==> flow/design.v <==
`timescale 1ns / 1ps
module SCALER_CLOCK_v2(
		input clk33_i,
		input rst_i,
		output khz_clk_o
    );
	localparam [15:0] MATCH = 33333;
	reg [15:0] counter;
	reg khz_clk;
	always @(posedge clk33_i) begin
		if (rst_i) begin
			counter <= {16{1'b0}};
			khz_clk <= 1'b0;
		end else begin
			if (khz_clk) counter <= {16{1'b0}};
			else counter <= counter + 1;
			khz_clk <= (counter == MATCH);
		end
	end
	assign khz_clk_o = khz_clk;
endmodule
`timescale 1ns / 1ps
module ANITA3_scaler(
		clk_i,
		rst_i,
		pps_i,
		count_i,
		scaler_o
    );
	parameter WIDTH = 8;
	parameter PRESCALE = 0;
	input clk_i;
	input rst_i;
	input pps_i;
	input count_i;
	output [WIDTH-1:0] scaler_o;
	reg [WIDTH+PRESCALE-1:0] counter;
	wire [WIDTH+PRESCALE:0] counter_plus_one = counter + 1;
	reg [WIDTH-1:0] scaler;
	always @(posedge clk_i) begin
		if (rst_i) begin
			counter <= {WIDTH+PRESCALE{1'b0}};
			scaler <= {WIDTH{1'b0}};
		end else begin
			if (pps_i) counter <= {WIDTH+PRESCALE{1'b0}};
			else if (count_i && !counter_plus_one[WIDTH+PRESCALE]) counter <= counter_plus_one;
			if (pps_i) scaler <= counter[PRESCALE +: WIDTH];
		end
	end
	assign scaler_o = scaler;
endmodule
`timescale 1ns / 1ps
module SCALER_TOPv2(
		input clk33_i,
		input rst_i,
		input [16:0] scal_i,
		input [4:0] scal_addr_i,
		input scal_rd_i,
		output [15:0] scal_dat_o,
		output [15:0] refpulse_cnt_o
    );
	wire update_scalers;
	SCALER_CLOCK_v2 u_clk(.clk33_i(clk33_i),
								 .rst_i(rst_i),
								 .khz_clk_o(update_scalers));
	wire [15:0] scaler_data_out[31:0];
	reg [1:0] ref_pulse_reg;
	reg [15:0] ref_pulse_counter;
	reg [15:0] ref_pulse_count;
	reg [15:0] gated_scaler;
	wire [15:0] ref_pulse_in = {16{scal_i[0]}};
	always @(posedge clk33_i) begin
		if (rst_i) begin
			gated_scaler <= {16{1'b0}};
			ref_pulse_reg <= {2{1'b0}};
			ref_pulse_counter <= {16{1'b0}};
			ref_pulse_count <= {16{1'b0}};
		end else begin
			gated_scaler <= ref_pulse_in & scal_i[16:1];
			ref_pulse_reg <= {ref_pulse_reg[0],scal_i[0]};
			if (update_scalers) ref_pulse_counter <= {16{1'b0}};
			else if (ref_pulse_reg[0] && !ref_pulse_reg[1]) ref_pulse_counter <= ref_pulse_counter + 1;
			if (update_scalers) ref_pulse_count <= ref_pulse_counter;
		end
	end
	generate
		genvar trig, ant;
		for (trig=0;trig<4;trig=trig+1) begin : L1
			ANITA3_scaler #(.WIDTH(16),.PRESCALE(0)) u_l1_scaler(.clk_i(clk33_i),
																				  .rst_i(rst_i),
																				  .pps_i(update_scalers),
																				  .count_i(scal_i[1+trig]),
																				  .scaler_o(scaler_data_out[12+trig]));
			ANITA3_scaler #(.WIDTH(16),.PRESCALE(0)) u_l1_mon_scaler(.clk_i(clk33_i),
																				  .rst_i(rst_i),
																				  .pps_i(update_scalers),
																				  .count_i(gated_scaler[trig]),
																				  .scaler_o(scaler_data_out[28+trig]));
		end
		for (ant=0;ant<12;ant=ant+1) begin : ANT
			ANITA3_scaler #(.WIDTH(16),.PRESCALE(0)) u_ant_scaler(.clk_i(clk33_i),
																					.rst_i(rst_i),
																					.pps_i(update_scalers),
																					.count_i(scal_i[5+ant]),
																					.scaler_o(scaler_data_out[ant]));
			ANITA3_scaler #(.WIDTH(16),.PRESCALE(0)) u_ant_mon_scaler(.clk_i(clk33_i),
																					.rst_i(rst_i),
																					.pps_i(update_scalers),
																					.count_i(gated_scaler[4+ant]),
																					.scaler_o(scaler_data_out[16+ant]));
		end
	endgenerate
	reg scaler_bank;
	reg [31:0] scaler_ram[63:0];
	reg [31:0] scaler_out;
	reg reading;
	reg updating;
	reg was_updating;
	reg maybe_reading_too_slow;
	reg [4:0] scaler_addr_count;
	wire [5:0] scaler_addr_count_plus_one = scaler_addr_count + 1;
	always @(posedge clk33_i) begin
		if (updating && !rst_i)
			scaler_ram[{scaler_bank,scaler_addr_count}] <= {ref_pulse_count,scaler_data_out[scaler_addr_count]};
		scaler_out <= scaler_ram[{!scaler_bank,scal_addr_i}];
	end
	always @(posedge clk33_i) begin	
		if (rst_i) begin
			scaler_bank <= 1'b0;
			reading <= 1'b0;
			updating <= 1'b0;
			was_updating <= 1'b0;
			maybe_reading_too_slow <= 1'b0;
			scaler_addr_count <= {5{1'b0}};
		end else begin
		if (update_scalers) updating <= 1;
		else if (scaler_addr_count_plus_one[5]) updating <= 0;
		if (updating) scaler_addr_count <= scaler_addr_count_plus_one;
		if ((scal_addr_i == {5{1'b0}}) && scal_rd_i)
			reading <= 1;
		else if ((scal_addr_i == {5{1'b1}}) && scal_rd_i) 
			reading <= 0;
		else if (update_scalers && maybe_reading_too_slow)
			reading <= 0;
		if (!reading) maybe_reading_too_slow <= 0;
		else if (update_scalers && reading) maybe_reading_too_slow <= 1;
		was_updating <= updating;
		if (!updating && was_updating && !reading) scaler_bank <= ~scaler_bank;		
		end
	end
	assign scal_dat_o = scaler_out[15:0];
	assign refpulse_cnt_o = scaler_out[31:16];
endmodule
Reports on SCALER_TOPv2
Tool output for the design above, in the order of the flow. Lines are those of the file above, counted from 1. Cell names lack the library's common part. The mark n/a stands for no value.

Top: SCALER_TOPv2. Clock: clk33_i. Library: sky130hd. Library corner: tt_025C_1v80.

After elaboration
Yosys after proc, flatten, opt, wreduce and memory -nomap, before mapping. Print and check cells are not counted. Equal cells are merged and count once. Memory sizes are those after Yosys's memory passes, which may raise the word count (mostly to a power of two), join words into wider ones and drop unused or constant bits.

Under flip-flop bits (word level) stands 1101. The figure for memory bits (writable) is 2048. The figure for word width x clocked read ports is 32. The figure for memories is 1. Under input bits stands 25. For output and inout port bits the number is 32. Cells after elaboration: 240.

Memories: scaler_ram (depth 64, bits a word 32, rd ports 1, write ports 1, line 114) `reg [31:0] scaler_ram[63:0];`.

Under add/sub/neg operators stands 35. For equality and inequality tests the number is 33. For multiplexer cells the number is 9. For bitwise gates (word level) the number is 3. The entry for reductions and logical operators reads 83.

Operators with widths (number): 16-bit by 1-bit adder with 17-bit output (second input constant) (32); 16-bit case mux with 32-bit select (1); 5-bit == test (second input constant) (17); 1-bit logical AND (40); 5-bit by 4-bit == test with 1-bit output (second input constant) (8); 1-bit zero test (37); 16-bit by 1-bit adder with 16-bit output (second input constant) (2); 32-bit 2-to-1 mux (1); 5-bit by 3-bit == test with 1-bit output (second input constant) (4); 16-bit == test (second input constant) (1); 16-bit bitwise AND (1); 5-bit by 2-bit == test with 1-bit output (second input constant) (2); 5-bit zero test (2); 5-bit by 1-bit adder with 6-bit output (second input constant) (1); 6-bit 2-to-1 mux (1); 1-bit 2-to-1 mux (6); 5-bit by 1-bit == test with 1-bit output (second input constant) (1); 2-bit OR reduction (2); 3-bit nonzero test (1); 1-bit inverter (2); 2-bit nonzero test (1).

Logic depth
Yosys ltp: most cells in a row. Word level: on the elaborated netlist, between registers, memories and ports. Mapped: between sequential cells and ports; inverters and the memories' decode and read muxes count.

For depth in word-level cells the number is 4. For ABC_AREA the number is 0. Under gate-level depth with buffers stands 13. Gate-level depth less buffers: 8.

Mapped cells and area
Yosys stat after the flow's synthesis: flattened, memories mapped to cells. It holds for the ABC_AREA given above (unset counts as 0); a run with the other value may have another netlist.

Under cell count stands 8774. For chip area (Yosys) the number is 0.1286834 mm². Sequential area: 0.0841807 mm². The figure for flip-flop cells is 3181.

Cell types: edfxtp_1 (number 2048, area in all 6.15E+04 µm²); dfxtp_1 (number 1133, area in all 2.27E+04 µm²); mux4_2 (number 553, area in all 1.25E+04 µm²); mux2i_1 (number 754, area in all 7.55E+03 µm²); nor2_1 (number 1102, area in all 4.14E+03 µm²); xor2_1 (number 174, area in all 1.52E+03 µm²); xnor2_1 (number 156, area in all 1366.31 µm²); nand2_1 (number 321, area in all 1.2E+03 µm²); nand3_1 (number 210, area in all 1.05E+03 µm²); clkbuf_1 (number 258, area in all 968.429 µm²); nand4_1 (number 143, area in all 894.608 µm²); a22oi_1 (number 112, area in all 840.806 µm²); a211oi_1 (number 102, area in all 765.734 µm²); a21oi_1 (number 151, area in all 755.725 µm²); and4_1 (number 84, area in all 735.706 µm²); mux2_2 (number 57, area in all 641.866 µm²); o21ai_0 (number 122, area in all 610.586 µm²); o211ai_1 (number 78, area in all 585.562 µm²).

Other cell types: 63; their cells: 1216. By module: a second synthesis without flattening, with its own total; a netlist apart from the flattened one above.

The figure for cells (unflattened synthesis) is 8907. The figure for area (unflattened synthesis) is 0.1314773 mm².

Rows give one instance, submodules left out.

Modules: SCALER_TOPv2 (times used 1, cells 4145, area 0.0856572 mm², sequential area 0.0633407 mm²); ANITA3_scaler (times used 32, cells 146, area 0.0014076 mm², sequential area 0.0006406 mm²); SCALER_CLOCK_v2 (times used 1, cells 90, area 0.000777 mm², sequential area 0.0003403 mm²).

Path before layout
Path of least setup slack by OpenSTA after synthesis, without wires, with an ideal clock, recovery checks aside; 20% of the period is set as input and as output delay. Where synthesis merged equal registers, the netlist keeps one of their names.

Path kind: register to register. From: register scaler_addr_count[0]. To: memory scaler_ram[0][13]. Under period stands 10.0 ns. The entry for time at the first pin reads 0.000 ns. The entry for data arrival time reads 4.782 ns. For required time the number is 9.415 ns. Under path slack stands 4.634 ns. Under path delay stands 5.367 ns. The entry for stages on the path reads 14. Under path buffers stands 6. For synthesis period reached the number is 5.366 ns.

"path delay" = arrival - input delay + setup time. "stages on the path": output pins that drive a net of the path, with the launching flip-flop's if there is one; two outputs of one cell count as two. "synthesis period reached" = period - worst setup slack (recovery checks aside). The figure is calculated, with input and output delays left at 20% of the set period. The rows between start and end are the longest chain of elaborated cells between them; the timing report does not say that the signal goes this way. Where chains are equally long, one stands for them. Each line given opens the expression or statement behind the cell; cells for indexed reads and writes are added by Yosys, which also makes memories of some case tables. The path ends at the data pin of a flip-flop with enable; ways to the enable are not counted.

Path through: dfxtp_1 > ha_1 > clkbuf_1 > clkbuf_1 > buf_1 > and3_1 > ha_1 > clkbuf_1 > nor4_1 > nand2_1 > or3_1 > buf_2 > buf_2 > a41oi_1. For cells in the longest elaborated chain the number is 3. Elaborated cells on any way between the ends: 34. The figure for source lines of those cells is 2.

Ends and longest elaborated chain, post-synthesis: from (decl) (line 120) `reg [4:0] scaler_addr_count;`; from (assign) (line 134) `scaler_addr_count <= {5{1'b0}};`; from (assign) (line 138) `if (updating) scaler_addr_count <= scaler_addr_count_plus_one;`; 5-bit == test (line 124) `scaler_ram[{scaler_bank,scaler_addr_count}] <= {ref_pulse_count,scaler_data_out[scaler_addr_count]};`; 16-bit case mux with 32-bit select (line 124); 32-bit 2-to-1 mux (line 123) `if (updating && !rst_i)`; to (decl) (line 114) `reg [31:0] scaler_ram[63:0];`.

Worst path after layout
Path of least setup slack in the final report of flow run 1 (OpenROAD, finished layout, wires in). Where an end is a register, its clock arrival counts in the times.

Path kind: register to register. From: register scaler_addr_count[1]. To: memory scaler_ram[46][8]. Under period stands 3.81 ns. The entry for time at the first pin reads 0.93 ns. The entry for data arrival time reads 4.44 ns. For required time the number is 4.44 ns. Under path slack stands 0.00 ns. The entry for stages on the path reads 10. Under path buffers stands 2.

The rows between start and end are the longest chain of elaborated cells between them; the timing report does not say that the signal goes this way. Where chains are equally long, one stands for them. The path ends at the data pin of a flip-flop with enable; ways to the enable are not counted.

Path through: dfxtp_1 > inv_1 > ha_2 > and4bb_1 > a32oi_1 > o2111ai_1 > a211oi_1 > buf_4 > a41oi_4 > buf_12. For cells in the longest elaborated chain the number is 3. Elaborated cells on any way between the ends: 34. The figure for source lines of those cells is 2.

Ends and longest elaborated chain, post-layout: from (decl) (line 120) `reg [4:0] scaler_addr_count;`; from (assign) (line 134) `scaler_addr_count <= {5{1'b0}};`; from (assign) (line 138) `if (updating) scaler_addr_count <= scaler_addr_count_plus_one;`; 5-bit == test (line 124) `scaler_ram[{scaler_bank,scaler_addr_count}] <= {ref_pulse_count,scaler_data_out[scaler_addr_count]};`; 16-bit case mux with 32-bit select (line 124); 32-bit 2-to-1 mux (line 123) `if (updating && !rst_i)`; to (decl) (line 114) `reg [31:0] scaler_ram[63:0];`.

==> runs of SCALER_TOPv2 <==
Record of 4 stored runs of the RTL-to-layout flow on SCALER_TOPv2, platform sky130hd. The runs are unordered. Constraints: input delay and output delay 20% of the set period each, output load 0.01 pF. "period reached" means the clock period less the worst setup slack. The figure is calculated, with input and output delays left at 20% of the set period. "worst setup path time" is the time allowed to the run's worst setup path (the clock period less input and output delay, where it has them) less its slack. Clock arrival times count: a late capture clock shortens it, a late launch clock lengthens it. "total power after layout" rests on the timing tool's default activity at the inputs, not on a simulated workload.

Files of flow run 1:
==> flow/run.sh <==
#!/bin/bash
# the make line also repeats the synthesis and layout settings of config.mk as NAME=value (left out here)
make -C /OpenROAD-flow-scripts/flow DESIGN_CONFIG=/design/flow/config.mk WORK_HOME=/design/flow/orfs CLKGATE_MAP_FILE= finish
==> flow/config.mk <==
export PLATFORM = sky130hd
export DESIGN_NAME = SCALER_TOPv2
export DESIGN_NICKNAME = SCALER_TOPv2
export VERILOG_FILES = /design/flow/design.v
export SDC_FILE = /design/flow/constraint.sdc
export NUM_CORES = 4
export LEC_CHECK = 0
export CAP_MARGIN = 25
export CELL_PAD_IN_SITES_DETAIL_PLACEMENT = 0
export CELL_PAD_IN_SITES_GLOBAL_PLACEMENT = 3
export CORE_ASPECT_RATIO = 1.52
export CORE_MARGIN = 5
export CORE_UTILIZATION = 23
export CTS_CLUSTER_SIZE = 98
export GPL_TIMING_DRIVEN = 1
export HOLD_SLACK_MARGIN = 0.13
export MAX_ROUTING_LAYER = met4
export MIN_ROUTING_LAYER = met1
export PLACE_DENSITY_LB_ADDON = 0.25
export SLEW_MARGIN = 20
export TNS_END_PERCENT = 20
==> flow/constraint.sdc <==
create_clock -name core_clock -period 3.81 [get_ports {clk33_i}]
set_input_delay 0.7620 -clock core_clock [delete_from_list [all_inputs] [get_ports {clk33_i}]]
set_output_delay 0.7620 -clock core_clock [all_outputs]
set_load 0.01 [all_outputs]

Results of flow run 1. The post-synthesis cell area comes to 0.1286834 mm². The total power after layout is 73,197 µW. The measured lowest setup slack is -0.002 ns. The worst setup path time comes to 3.81 ns. Critical path kind: register to register. The period reached reads 3.812 ns. The utilization in the final report reads 27.7 %. The area inside the die boundary reads 0.574878 mm². The sum of negative setup slack is -0.003 ns. The standard-cell area after layout reads 0.154245 mm².

Files of flow run 2:
==> flow/run.sh <==
#!/bin/bash
# the make line also repeats the synthesis and layout settings of config.mk as NAME=value (left out here)
make -C /OpenROAD-flow-scripts/flow DESIGN_CONFIG=/design/flow/config.mk WORK_HOME=/design/flow/orfs CLKGATE_MAP_FILE= finish
==> flow/config.mk <==
export PLATFORM = sky130hd
export DESIGN_NAME = SCALER_TOPv2
export DESIGN_NICKNAME = SCALER_TOPv2
export VERILOG_FILES = /design/flow/design.v
export SDC_FILE = /design/flow/constraint.sdc
export NUM_CORES = 4
export LEC_CHECK = 0
export CAP_MARGIN = 25
export CELL_PAD_IN_SITES_DETAIL_PLACEMENT = 0
export CELL_PAD_IN_SITES_GLOBAL_PLACEMENT = 3
export CORE_ASPECT_RATIO = 1.52
export CORE_MARGIN = 10
export CORE_UTILIZATION = 23
export CTS_CLUSTER_SIZE = 83
export GPL_TIMING_DRIVEN = 1
export HOLD_SLACK_MARGIN = 0.02
export MAX_ROUTING_LAYER = met5
export MIN_ROUTING_LAYER = met2
export PLACE_DENSITY_LB_ADDON = 0.25
export SLEW_MARGIN = 20
export TNS_END_PERCENT = 50
==> flow/constraint.sdc <==
create_clock -name core_clock -period 3.81 [get_ports {clk33_i}]
set_input_delay 0.7620 -clock core_clock [delete_from_list [all_inputs] [get_ports {clk33_i}]]
set_output_delay 0.7620 -clock core_clock [all_outputs]
set_load 0.01 [all_outputs]

Results of flow run 2. The post-synthesis cell area comes to 0.1286834 mm². The total power after layout is 73,972 µW. The measured lowest setup slack is -0.007 ns. The worst setup path time comes to 3.82 ns. Critical path kind: register to register. The period reached reads 3.817 ns. The utilization in the final report reads 27.9 %. The area inside the die boundary reads 0.590467 mm². The sum of negative setup slack is -0.062 ns. The standard-cell area after layout reads 0.155547 mm².

Files of flow run 3:
==> flow/run.sh <==
#!/bin/bash
# the make line also repeats the synthesis and layout settings of config.mk as NAME=value (left out here)
make -C /OpenROAD-flow-scripts/flow DESIGN_CONFIG=/design/flow/config.mk WORK_HOME=/design/flow/orfs CLKGATE_MAP_FILE= finish
==> flow/config.mk <==
export PLATFORM = sky130hd
export DESIGN_NAME = SCALER_TOPv2
export DESIGN_NICKNAME = SCALER_TOPv2
export VERILOG_FILES = /design/flow/design.v
export SDC_FILE = /design/flow/constraint.sdc
export NUM_CORES = 4
export LEC_CHECK = 0
export CAP_MARGIN = 0
export CORE_MARGIN = 5
export CORE_UTILIZATION = 37
export GPL_TIMING_DRIVEN = 1
export MAX_ROUTING_LAYER = met4
export PLACE_DENSITY = 0.35
export SETUP_SLACK_MARGIN = 0.96
export SLEW_MARGIN = 20
export TNS_END_PERCENT = 15
==> flow/constraint.sdc <==
create_clock -name core_clock -period 7.44 [get_ports {clk33_i}]
set_input_delay 1.4880 -clock core_clock [delete_from_list [all_inputs] [get_ports {clk33_i}]]
set_output_delay 1.4880 -clock core_clock [all_outputs]
set_load 0.01 [all_outputs]

Results of flow run 3. The post-synthesis cell area comes to 0.1286834 mm². The total power after layout is 37,724 µW. The measured lowest setup slack is 2.344 ns. The worst setup path time comes to 5.10 ns. Critical path kind: register to register. The period reached reads 5.096 ns. The utilization in the final report reads 42.6 %. The area inside the die boundary reads 0.359688 mm². The sum of negative setup slack is 0.000 ns. The standard-cell area after layout reads 0.147612 mm².

Files of flow run 4:
==> flow/run.sh <==
#!/bin/bash
# the make line also repeats the synthesis and layout settings of config.mk as NAME=value (left out here)
make -C /OpenROAD-flow-scripts/flow DESIGN_CONFIG=/design/flow/config.mk WORK_HOME=/design/flow/orfs CLKGATE_MAP_FILE= finish
==> flow/config.mk <==
export PLATFORM = sky130hd
export DESIGN_NAME = SCALER_TOPv2
export DESIGN_NICKNAME = SCALER_TOPv2
export VERILOG_FILES = /design/flow/design.v
export SDC_FILE = /design/flow/constraint.sdc
export NUM_CORES = 4
export LEC_CHECK = 0
export CAP_MARGIN = 20
export CORE_MARGIN = 8
export CORE_UTILIZATION = 25
export HOLD_SLACK_MARGIN = -0.03
export MIN_ROUTING_LAYER = met2
export SLEW_MARGIN = 20
export TNS_END_PERCENT = 95
==> flow/constraint.sdc <==
create_clock -name core_clock -period 5.72 [get_ports {clk33_i}]
set_input_delay 1.1440 -clock core_clock [delete_from_list [all_inputs] [get_ports {clk33_i}]]
set_output_delay 1.1440 -clock core_clock [all_outputs]
set_load 0.01 [all_outputs]

Results of flow run 4. The post-synthesis cell area comes to 0.1286834 mm². The total power after layout is 46,891 µW. The measured lowest setup slack is 0.663 ns. The worst setup path time comes to 5.06 ns. Critical path kind: register to register. The period reached reads 5.057 ns. The utilization in the final report reads 29.1 %. The area inside the die boundary reads 0.537949 mm². The sum of negative setup slack is 0.000 ns. The standard-cell area after layout reads 0.149117 mm².
